==> flow/design.v <==
module DCT(input clk,
           input signed[11:0]a0,a1,a2,a3,a4,a5,a6,a7,
           output reg signed[11:0]b0,b1,b2,b3,b4,b5,b6,b7);
  wire [11:0] c1 = 12'b011111011000;
  wire [11:0] c2 = 12'b011101100100;
  wire [11:0] c3 = 12'b011010100110;
  wire [11:0] c4 = 12'b010110101000;
  wire [11:0] c5 = 12'b010001110001;
  wire [11:0] c6 = 12'b001100001111;
  wire [11:0] c7 = 12'b000110001111;
  wire signed [11:0] f07,f0_7,f16,f1_6,f25,f2_5,f34,f3_4;
  wire signed [11:0] f0734,f07_34,f1625,f16_25;
  wire signed [11:0] sum,diff;
  wire signed [11:0] x0,x1,x2,x3,x4,x5,x6,x7;
  wire signed[23:0]m8,m9,m10,m11,m12,m13,m14,m15,m16,m17,m18,m19,m20,m21,m22,m23,m24,m25,m26,m27;
  wire signed [23:0] m0,m1,m2,m3,m4,m5,m6,m7;
  reg [11:0] r0[7:0],r1[7:0],r2[7:0],r3[7:0],r4[7:0],r5[7:0],r6[7:0],r7 [7:0];
  wire [2:0] count = 0;
  add_sub B1(f07,f0_7,a0,a7);
  add_sub B2(f16,f1_6,a1,a6);
  add_sub B3(f25,f2_5,a2,a5);
  add_sub B4(f34,f3_4,a3,a4);
  add_sub B5(f0734,f07_34,f07,f34);
  add_sub B6(f1625,f16_25,f16,f25);
  add_sub B7(sum,diff,f0734,f1625);
  multiplier M1(m0,sum,c4);
  multiplier M2(m4,diff,c4);
  multiplier M3(m8,f07_34,c2);
  multiplier M4(m9,f16_25,c6);
  assign m2 = m8+m9;
  multiplier M5(m10,f07_34,c6);
  multiplier M6(m11,f16_25,c2);
  assign m6 = m10-m11;
  multiplier M7(m12,f0_7,c1);
  multiplier M8(m13,f0_7,c3);
  multiplier M9(m14,f0_7,c5);
  multiplier M10(m15,f0_7,c7);
  multiplier M11(m16,f1_6,c1);
  multiplier M12(m17,f1_6,c3);
  multiplier M13(m18,f1_6,c5);
  multiplier M14(m19,f1_6,c7);
  multiplier M15(m20,f2_5,c1);
  multiplier M16(m21,f2_5,c3);
  multiplier M17(m22,f2_5,c5);
  multiplier M18(m23,f2_5,c7);
  multiplier M19(m24,f3_4,c1);
  multiplier M20(m25,f3_4,c3);
  multiplier M21(m26,f3_4,c5);
  multiplier M22(m27,f3_4,c7);
  assign m1 = m12+m17+m22+m27;
  assign m3 = m13-m19-m20-m26;
  assign m5 = m14-m16+m23+m25;
  assign m7 = m15-m18+m21-m24;
  assign x0 = m0>>12;
  assign x1 = m1>>12;
  assign x2 = m2>>12;
  assign x3 = m3>>12;  
  assign x4 = m4>>12;
  assign x5 = m5>>12;
  assign x6 = m6>>12;
  assign x7 = m7>>12;
  always @(posedge clk)begin
    {b0,b1,b2,b3,b4,b5,b6,b7} <= {x0,x1,x2,x3,x4,x5,x6,x7};
  end
endmodule
module add_sub(
  output reg [11:0] sum,diff,                                           
  input [11:0] x,y                                                      
    );
always @(x or y)
begin
  sum=x+y;
  diff=x-y;
end
endmodule
module multiplier(
  output reg [23:0]out,
  input signed[11:0] x,y
);
  always @(x,y)begin
    out = x*y;
  end
endmodule
module block_mem(input clk,reset,wr,
		 input [11:0] in1,in2,in3,in4,in5,in6,in7,in8,
                 output reg [11:0] out0,out1,out2,out3,out4,out5,out6,out7
		);
  reg [11:0] mem_block[63:0];
reg [2:0] x,y;
  always@(posedge clk)
begin
	if(reset)
	begin
		x=0;
		y=0;
	end
	else if(wr==1)
	begin
      mem_block[(x*8)+0]<= in1;
      mem_block[(x*8)+1]<= in2;
      mem_block[(x*8)+2]<= in3;
      mem_block[(x*8)+3]<= in4;
      mem_block[(x*8)+4]<= in5;
      mem_block[(x*8)+5]<= in6;
      mem_block[(x*8)+6]<= in7;
      mem_block[(x*8)+7]<= in8;
		x<=x+1;
	end
  else if(wr==1'b0)
	begin
		out0 <=mem_block[y];
      out1 <=mem_block[8+y];
      out2 <=mem_block[16+y];
      out3 <=mem_block[24+y];
      out4 <=mem_block[32+y];
      out5 <=mem_block[40+y];
      out6 <=mem_block[48+y];
      out7 <=mem_block[56+y];
		y<= y+1;
	end
end
endmodule
module Full_DCT(input clk,wr_1,wr_2,reset,
           input [11:0]a0,a1,a2,a3,a4,a5,a6,a7,
           output signed[11:0]b0,b1,b2,b3,b4,b5,b6,b7);
  wire [11:0] r0,r1,r2,r3,r4,r5,r6,r7;
  DCT uut(clk,a0,a1,a2,a3,a4,a5,a6,a7,r0,r1,r2,r3,r4,r5,r6,r7);
  reg [11:0] R0,R1,R2,R3,R4,R5,R6,R7;
  wire [11:0] m10,m11,m12,m13,m14,m15,m16,m17;
  wire [11:0] m20,m21,m22,m23,m24,m25,m26,m27;
  reg dwr_1,dwr_2;
  always @(posedge clk)begin
    dwr_1 <= wr_1;
  end
  block_mem M1(clk,reset,dwr_1,
               r0,r1,r2,r3,r4,r5,r6,r7,
		       m10,m11,m12,m13,m14,m15,m16,m17
		      );
  always @(*) begin
    case(dwr_1)
      1'b0 : begin
            R0 = m10;
            R1 = m11;
            R2 = m12;
            R3 = m13;
            R4 = m14;
            R5 = m15;
            R6 = m16;
            R7 = m17;
      end
      default :begin
            R0 = 0;
            R1 = 0;
            R2 = 0;
            R3 = 0;
            R4 = 0;
            R5 = 0;
            R6 = 0;
            R7 = 0;
      end
      endcase
  end
  DCT uut1(clk,R0,R1,R2,R3,R4,R5,R6,R7,b0,b1,b2,b3,b4,b5,b6,b7);
endmodule
# ---- Tool chain data of Full_DCT
# What the tools print for Full_DCT, step after step.
# Line numbers count from 1 in the design file above.
# Operators: Yosys type, input widths -> output width; for muxes data width and select width s.
# Not given: --
dict set report design {
  top_module {Full_DCT}
  clock {clk}
  lib {sky130hd}
  pvt_corner {tt_025C_1v80}
}

# ---- After elaboration
# Yosys after proc, flatten, opt, wreduce and memory -nomap, before mapping. Enables and synchronous resets that opt folds into registers are not counted as muxes. Memory bits, and registers merged into a memory's read port (data or address), are not among the register bits. Print and check cells are not counted. Equal cells are merged and count once.
# Memory sizes are those after Yosys's memory passes, which may raise the word count (mostly to a power of two), join words into wider ones and drop unused or constant bits.
dict set report word_totals {
  elab_cells 181
  clocked_rd_ports_x_width 96
  inputBits 100
  mem_count 1
  ff_bits 199
  out_inout_bits 96
  mem_bits_rw 768
}
dict set report op_classes {
  bitwise 2
  addsub 72
  multipliers 44
  reduce_and_logical 1
  mux 42
}
# memory size width read_ports write_ports line_no
set mem_list {}
lappend mem_list {M1.mem_block 64 12 8 8 88} ;# reg [11:0] mem_block[63:0];
# op n
set ops {}
lappend ops {{$mul 12x11->23 const B} 12}
lappend ops {{$mul 12x10->22 const B} 12}
lappend ops {{$mul 12x12->24 const B} 8}
lappend ops {{$mul 12x9->21 const B} 12}
lappend ops {{$add 24x24->24} 14}
lappend ops {{$sub 24x24->24} 14}
lappend ops {{$mux 12} 24}
lappend ops {{$add 12x12->12} 14}
lappend ops {{$sub 12x12->12} 14}
lappend ops {{$mux 6} 16}
lappend ops {{$add 6x3->6 const A} 4}
lappend ops {{$add 6x3->6 const B} 4}
lappend ops {{$add 5x3->6 const A} 2}
lappend ops {{$add 6x2->6 const B} 2}
lappend ops {{$add 3x1->3 const B} 2}
lappend ops {{$add 6x1->6 const B} 1}
lappend ops {{$add 4x3->5 const A} 1}
lappend ops {{$not 1->1} 2}
lappend ops {{$reduce_and 2->1} 1}
lappend ops {{$mux 1} 2}

# ---- Longest topological paths
# Depth = most cells in a row (Yosys ltp): at word level without a register or memory, in the mapped netlist without a sequential cell, where the memories' decode and read muxes count.
dict set report logic_depth {
  depth_word 6
  ABC_AREA 0
  mapped_depth 51
  depth_no_buf 50
}

# ---- After synthesis
# The flow's flattened synthesis, as Yosys stat reports it; memories are mapped. The netlist is that of the ABC_AREA named above (0 if unset); the other value can give another one.
# type n type_area_um2
set by_type {}
lappend by_type {sky130_fd_sc_hd__fa_1 2126 4.26E+04}
lappend by_type {sky130_fd_sc_hd__ha_1 2846 3.56E+04}
lappend by_type {sky130_fd_sc_hd__edfxtp_1 864 2.59E+04}
lappend by_type {sky130_fd_sc_hd__inv_1 3765 1.41E+04}
lappend by_type {sky130_fd_sc_hd__xnor2_1 941 8.24E+03}
lappend by_type {sky130_fd_sc_hd__mux4_2 192 4.32E+03}
lappend by_type {sky130_fd_sc_hd__dfxtp_1 199 3.98E+03}
lappend by_type {sky130_fd_sc_hd__a21oi_1 604 3.02E+03}
lappend by_type {sky130_fd_sc_hd__xor2_1 304 2.66E+03}
lappend by_type {sky130_fd_sc_hd__nor2_1 642 2.41E+03}
lappend by_type {sky130_fd_sc_hd__o21ai_0 362 1.81E+03}
lappend by_type {sky130_fd_sc_hd__nand2_1 326 1.22E+03}
lappend by_type {sky130_fd_sc_hd__o21bai_1 159 1.19E+03}
lappend by_type {sky130_fd_sc_hd__a21o_1 157 1178.63}
lappend by_type {sky130_fd_sc_hd__mux2_2 104 1.17E+03}
lappend by_type {sky130_fd_sc_hd__nor2b_1 182 1.14E+03}
lappend by_type {sky130_fd_sc_hd__nand2b_1 165 1032.24}
lappend by_type {sky130_fd_sc_hd__nor3_1 202 1010.97}
# Other cell types: 76; their cells: 1138.
dict set report synth_totals {
  seqArea_um2 29928.7
  cells 15278
  mapped_area_um2 160975.6
  n_buf 114
  ffs 1063
}
# The figures by module come from a second, unflattened synthesis with its own total; it is not the netlist above.
dict set report unflattened {
  cells_unflattened 33684
  hier_area_um2 311533.8
}
# Rows give one instance, submodules left out.
# mod instances mod_seq_area_um2 area_um2 n_cells
set modules {}
lappend modules {multiplier 44 0.0 5427.7 620}
lappend modules {block_mem 1 26065.0 32015.7 1245}
lappend modules {DCT 2 1921.8 12012.8 1385}
lappend modules {add_sub 14 0.0 1141.1 163}
lappend modules {Full_DCT 1 20.0 698.2 107}

# ---- Timing after synthesis
# Source: OpenSTA report_checks on the synthesized netlist (no wires, ideal clock, input and output delay 20% of the period each), path of least setup slack; recovery checks are left aside. Register names are those of the netlist, which keeps one name where synthesis merged equal registers.
dict set report synth_path {
  path_kind {input-to-reg}
  from {input a6[2]}
  to {register uut.b3[11]}
  delay_ns 11.599
  input_delay_ns 3.000
  required_ns 14.879
  arrival_time_ns 14.478
  setup_ns 0.121
  path_buffers 3
  slack_ns 0.402
  launch_ns 3.000
  path_stages 47
  period_ns 15.0
  synth_period_reached_ns 14.598
}
# "delay_ns" is the arrival time less input delay plus setup time.
# "path_stages": output pins that drive a net of the path, with the launching flip-flop's if there is one; two outputs of one cell count as two.
# "synth_period_reached_ns" is the clock period less the worst setup slack; recovery checks do not enter. This is arithmetic on one report: input and output delays are still those of the set period (20% each).
# The rows between start and end are the longest chain of elaborated cells between them; the timing report does not say that the signal goes this way. Where chains are equally long, one stands for them.
# A line is the first line of the expression or statement that the cell stems from. Yosys adds cells for indexed reads and writes and turns some case tables into memories.
dict set report synth_between {
  path_cell_list {sky130_fd_sc_hd__inv_1 > sky130_fd_sc_hd__ha_1 > sky130_fd_sc_hd__buf_2 > sky130_fd_sc_hd__o21a_1 > sky130_fd_sc_hd__o31a_1 > sky130_fd_sc_hd__or4_1 > sky130_fd_sc_hd__a311o_1 > sky130_fd_sc_hd__a21oi_1 > sky130_fd_sc_hd__o21bai_1 > sky130_fd_sc_hd__xnor2_1 > sky130_fd_sc_hd__inv_1 > sky130_fd_sc_hd__buf_2 > sky130_fd_sc_hd__buf_1 > sky130_fd_sc_hd__ha_1 > sky130_fd_sc_hd__inv_1 > sky130_fd_sc_hd__ha_1 > sky130_fd_sc_hd__inv_1 > sky130_fd_sc_hd__ha_1 > (+11 left out) > sky130_fd_sc_hd__ha_1 > sky130_fd_sc_hd__inv_1 > sky130_fd_sc_hd__fa_1 > sky130_fd_sc_hd__fa_1 > sky130_fd_sc_hd__inv_1 > sky130_fd_sc_hd__fa_1 > sky130_fd_sc_hd__fa_1 > sky130_fd_sc_hd__inv_1 > sky130_fd_sc_hd__fa_1 > sky130_fd_sc_hd__ha_1 > sky130_fd_sc_hd__a21oi_1 > sky130_fd_sc_hd__inv_1 > sky130_fd_sc_hd__a31oi_1 > sky130_fd_sc_hd__a21oi_1 > sky130_fd_sc_hd__a211oi_1 > sky130_fd_sc_hd__xnor2_1 > sky130_fd_sc_hd__xnor2_1 > sky130_fd_sc_hd__xnor2_1}
  elab_chain_cells 5
  cone_cells 5
  cone_lines 3
  classes_between {add/sub: 4; mul: 1}
}
# element line_no
set synth_lines {}
lappend synth_lines {{start: declaration} 124} ;# input [11:0]a0,a1,a2,a3,a4,a5,a6,a7,
lappend synth_lines {{$sub 12x12->12} 73} ;# diff=x-y;
lappend synth_lines {{$mul 12x10->22} 81} ;# out = x*y;
lappend synth_lines {{$sub 24x24->24 (3 in a row)} 51} ;# assign m3 = m13-m19-m20-m26;
lappend synth_lines {{end: declaration} 3} ;# output reg signed[11:0]b0,b1,b2,b3,b4,b5,b6,b7);

# ---- Timing after layout
# Path of least setup slack in the final report of record 1 (OpenROAD, finished layout, wires in). Where an end is a register, its clock arrival counts in the times.
dict set report layout_path {
  path_kind {input-to-reg}
  from {input a5[1]}
  to {register uut.b5[11]}
  required_ns 24.40
  setup_ns 0.13
  input_delay_ns 4.76
  period_ns 23.8
  launch_ns 4.76
  arrival_time_ns 18.38
  path_stages 42
  slack_ns 6.02
  path_buffers 3
}
# The rows between start and end are the longest chain of elaborated cells between them; the timing report does not say that the signal goes this way. Where chains are equally long, one stands for them.
dict set report layout_between {
  path_cell_list {sky130_fd_sc_hd__clkdlybuf4s50_1 > sky130_fd_sc_hd__inv_1 > sky130_fd_sc_hd__ha_1 > sky130_fd_sc_hd__nor2b_1 > sky130_fd_sc_hd__o31ai_1 > sky130_fd_sc_hd__a2111oi_0 > sky130_fd_sc_hd__a2111oi_0 > sky130_fd_sc_hd__buf_4 > sky130_fd_sc_hd__o21bai_1 > sky130_fd_sc_hd__a21oi_1 > sky130_fd_sc_hd__xnor2_4 > sky130_fd_sc_hd__buf_4 > sky130_fd_sc_hd__fa_1 > sky130_fd_sc_hd__ha_1 > sky130_fd_sc_hd__inv_1 > sky130_fd_sc_hd__fa_1 > sky130_fd_sc_hd__inv_1 > sky130_fd_sc_hd__fa_1 > (+6 left out) > sky130_fd_sc_hd__a21o_1 > sky130_fd_sc_hd__a21oi_1 > sky130_fd_sc_hd__a21o_1 > sky130_fd_sc_hd__a21oi_1 > sky130_fd_sc_hd__xnor2_1 > sky130_fd_sc_hd__fa_1 > sky130_fd_sc_hd__ha_1 > sky130_fd_sc_hd__inv_1 > sky130_fd_sc_hd__fa_1 > sky130_fd_sc_hd__inv_1 > sky130_fd_sc_hd__fa_1 > sky130_fd_sc_hd__fa_1 > sky130_fd_sc_hd__ha_1 > sky130_fd_sc_hd__o41ai_1 > sky130_fd_sc_hd__nor2_1 > sky130_fd_sc_hd__a2111oi_0 > sky130_fd_sc_hd__xnor2_1 > sky130_fd_sc_hd__xnor3_1}
  elab_chain_cells 4
  cone_cells 4
  cone_lines 3
  classes_between {add/sub: 3; mul: 1}
}
# element line_no
set layout_lines {}
lappend layout_lines {{start: declaration} 124} ;# input [11:0]a0,a1,a2,a3,a4,a5,a6,a7,
lappend layout_lines {{$sub 12x12->12} 73} ;# diff=x-y;
lappend layout_lines {{$mul 12x10->22} 81} ;# out = x*y;
lappend layout_lines {{$add 24x24->24 (2 in a row)} 52} ;# assign m5 = m14-m16+m23+m25;
lappend layout_lines {{end: declaration} 3} ;# output reg signed[11:0]b0,b1,b2,b3,b4,b5,b6,b7);

FLOW RESULTS
============

Settings and measured results of 2 stored flow runs for module Full_DCT (sky130hd), not sorted in any way. The constraints put input and output delay at 20% of the set period each and load the outputs with 0.01 pF.
"achieved_clock_period_ns" = clock period - worst setup slack. The figure is calculated, with input and output delays left at 20% of the set period.
"timing.worst_path_ns" = time allowed to the worst setup path (clock period - input delay - output delay, where it has them) - its slack; a late launch clock adds to it, a late capture clock takes from it.

# record 1
==> flow/run.sh <==
#!/bin/bash
# the make line also repeats the synthesis and layout settings of config.mk as NAME=value (left out here)
make -C /OpenROAD-flow-scripts/flow DESIGN_CONFIG=/design/flow/config.mk WORK_HOME=/design/flow/orfs CLKGATE_MAP_FILE= finish
==> flow/config.mk <==
export PLATFORM = sky130hd
export DESIGN_NAME = Full_DCT
export DESIGN_NICKNAME = Full_DCT
export VERILOG_FILES = /design/flow/design.v
export SDC_FILE = /design/flow/constraint.sdc
export NUM_CORES = 4
export LEC_CHECK = 0
export CAP_MARGIN = 20
export CORE_MARGIN = 2
export CORE_UTILIZATION = 71
export CTS_CLUSTER_DIAMETER = 197
export GPL_ROUTABILITY_DRIVEN = 1
export MAX_ROUTING_LAYER = met5
export SETUP_SLACK_MARGIN = 5.0
export SLEW_MARGIN = 20
==> flow/constraint.sdc <==
create_clock -name core_clock -period 23.8 [get_ports {clk}]
set_input_delay 4.7600 -clock core_clock [delete_from_list [all_inputs] [get_ports {clk}]]
set_output_delay 4.7600 -clock core_clock [all_outputs]
set_load 0.01 [all_outputs]

==> record 1: results <==
post_route_stdcell_area_um2=171622.0
dieArea_um2=230549.0
achieved_clock_period_ns=17.781
timing.hold.ws_ns=0.535
worst_setup_slack_ns=6.019
final_setup_tns_ns=0.000
timing.worst_path_ns=13.02
path_kind="input-to-reg"
util_pct=76.2
yosys.chip_area_um2=160975.6

# record 2
==> flow/run.sh <==
#!/bin/bash
# the make line also repeats the synthesis and layout settings of config.mk as NAME=value (left out here)
make -C /OpenROAD-flow-scripts/flow DESIGN_CONFIG=/design/flow/config.mk WORK_HOME=/design/flow/orfs CLKGATE_MAP_FILE= finish
==> flow/config.mk <==
export PLATFORM = sky130hd
export DESIGN_NAME = Full_DCT
export DESIGN_NICKNAME = Full_DCT
export VERILOG_FILES = /design/flow/design.v
export SDC_FILE = /design/flow/constraint.sdc
export NUM_CORES = 4
export LEC_CHECK = 0
export ABC_AREA = 1
export CAP_MARGIN = 10
export CORE_ASPECT_RATIO = 1.3
export CORE_MARGIN = 5
export CORE_UTILIZATION = 69
export CTS_CLUSTER_DIAMETER = 289
export CTS_CLUSTER_SIZE = 24
export MAX_ROUTING_LAYER = met4
export MIN_ROUTING_LAYER = met1
export SLEW_MARGIN = 35
==> flow/constraint.sdc <==
create_clock -name core_clock -period 16.5 [get_ports {clk}]
set_input_delay 3.3000 -clock core_clock [delete_from_list [all_inputs] [get_ports {clk}]]
set_output_delay 3.3000 -clock core_clock [all_outputs]
set_load 0.01 [all_outputs]

==> record 2: results <==
post_route_stdcell_area_um2=175244.0
dieArea_um2=251589.0
achieved_clock_period_ns=15.137
timing.hold.ws_ns=0.505
worst_setup_slack_ns=1.363
final_setup_tns_ns=0.000
timing.worst_path_ns=11.84
path_kind="input-to-reg"
util_pct=73.0
yosys.chip_area_um2=166687.4
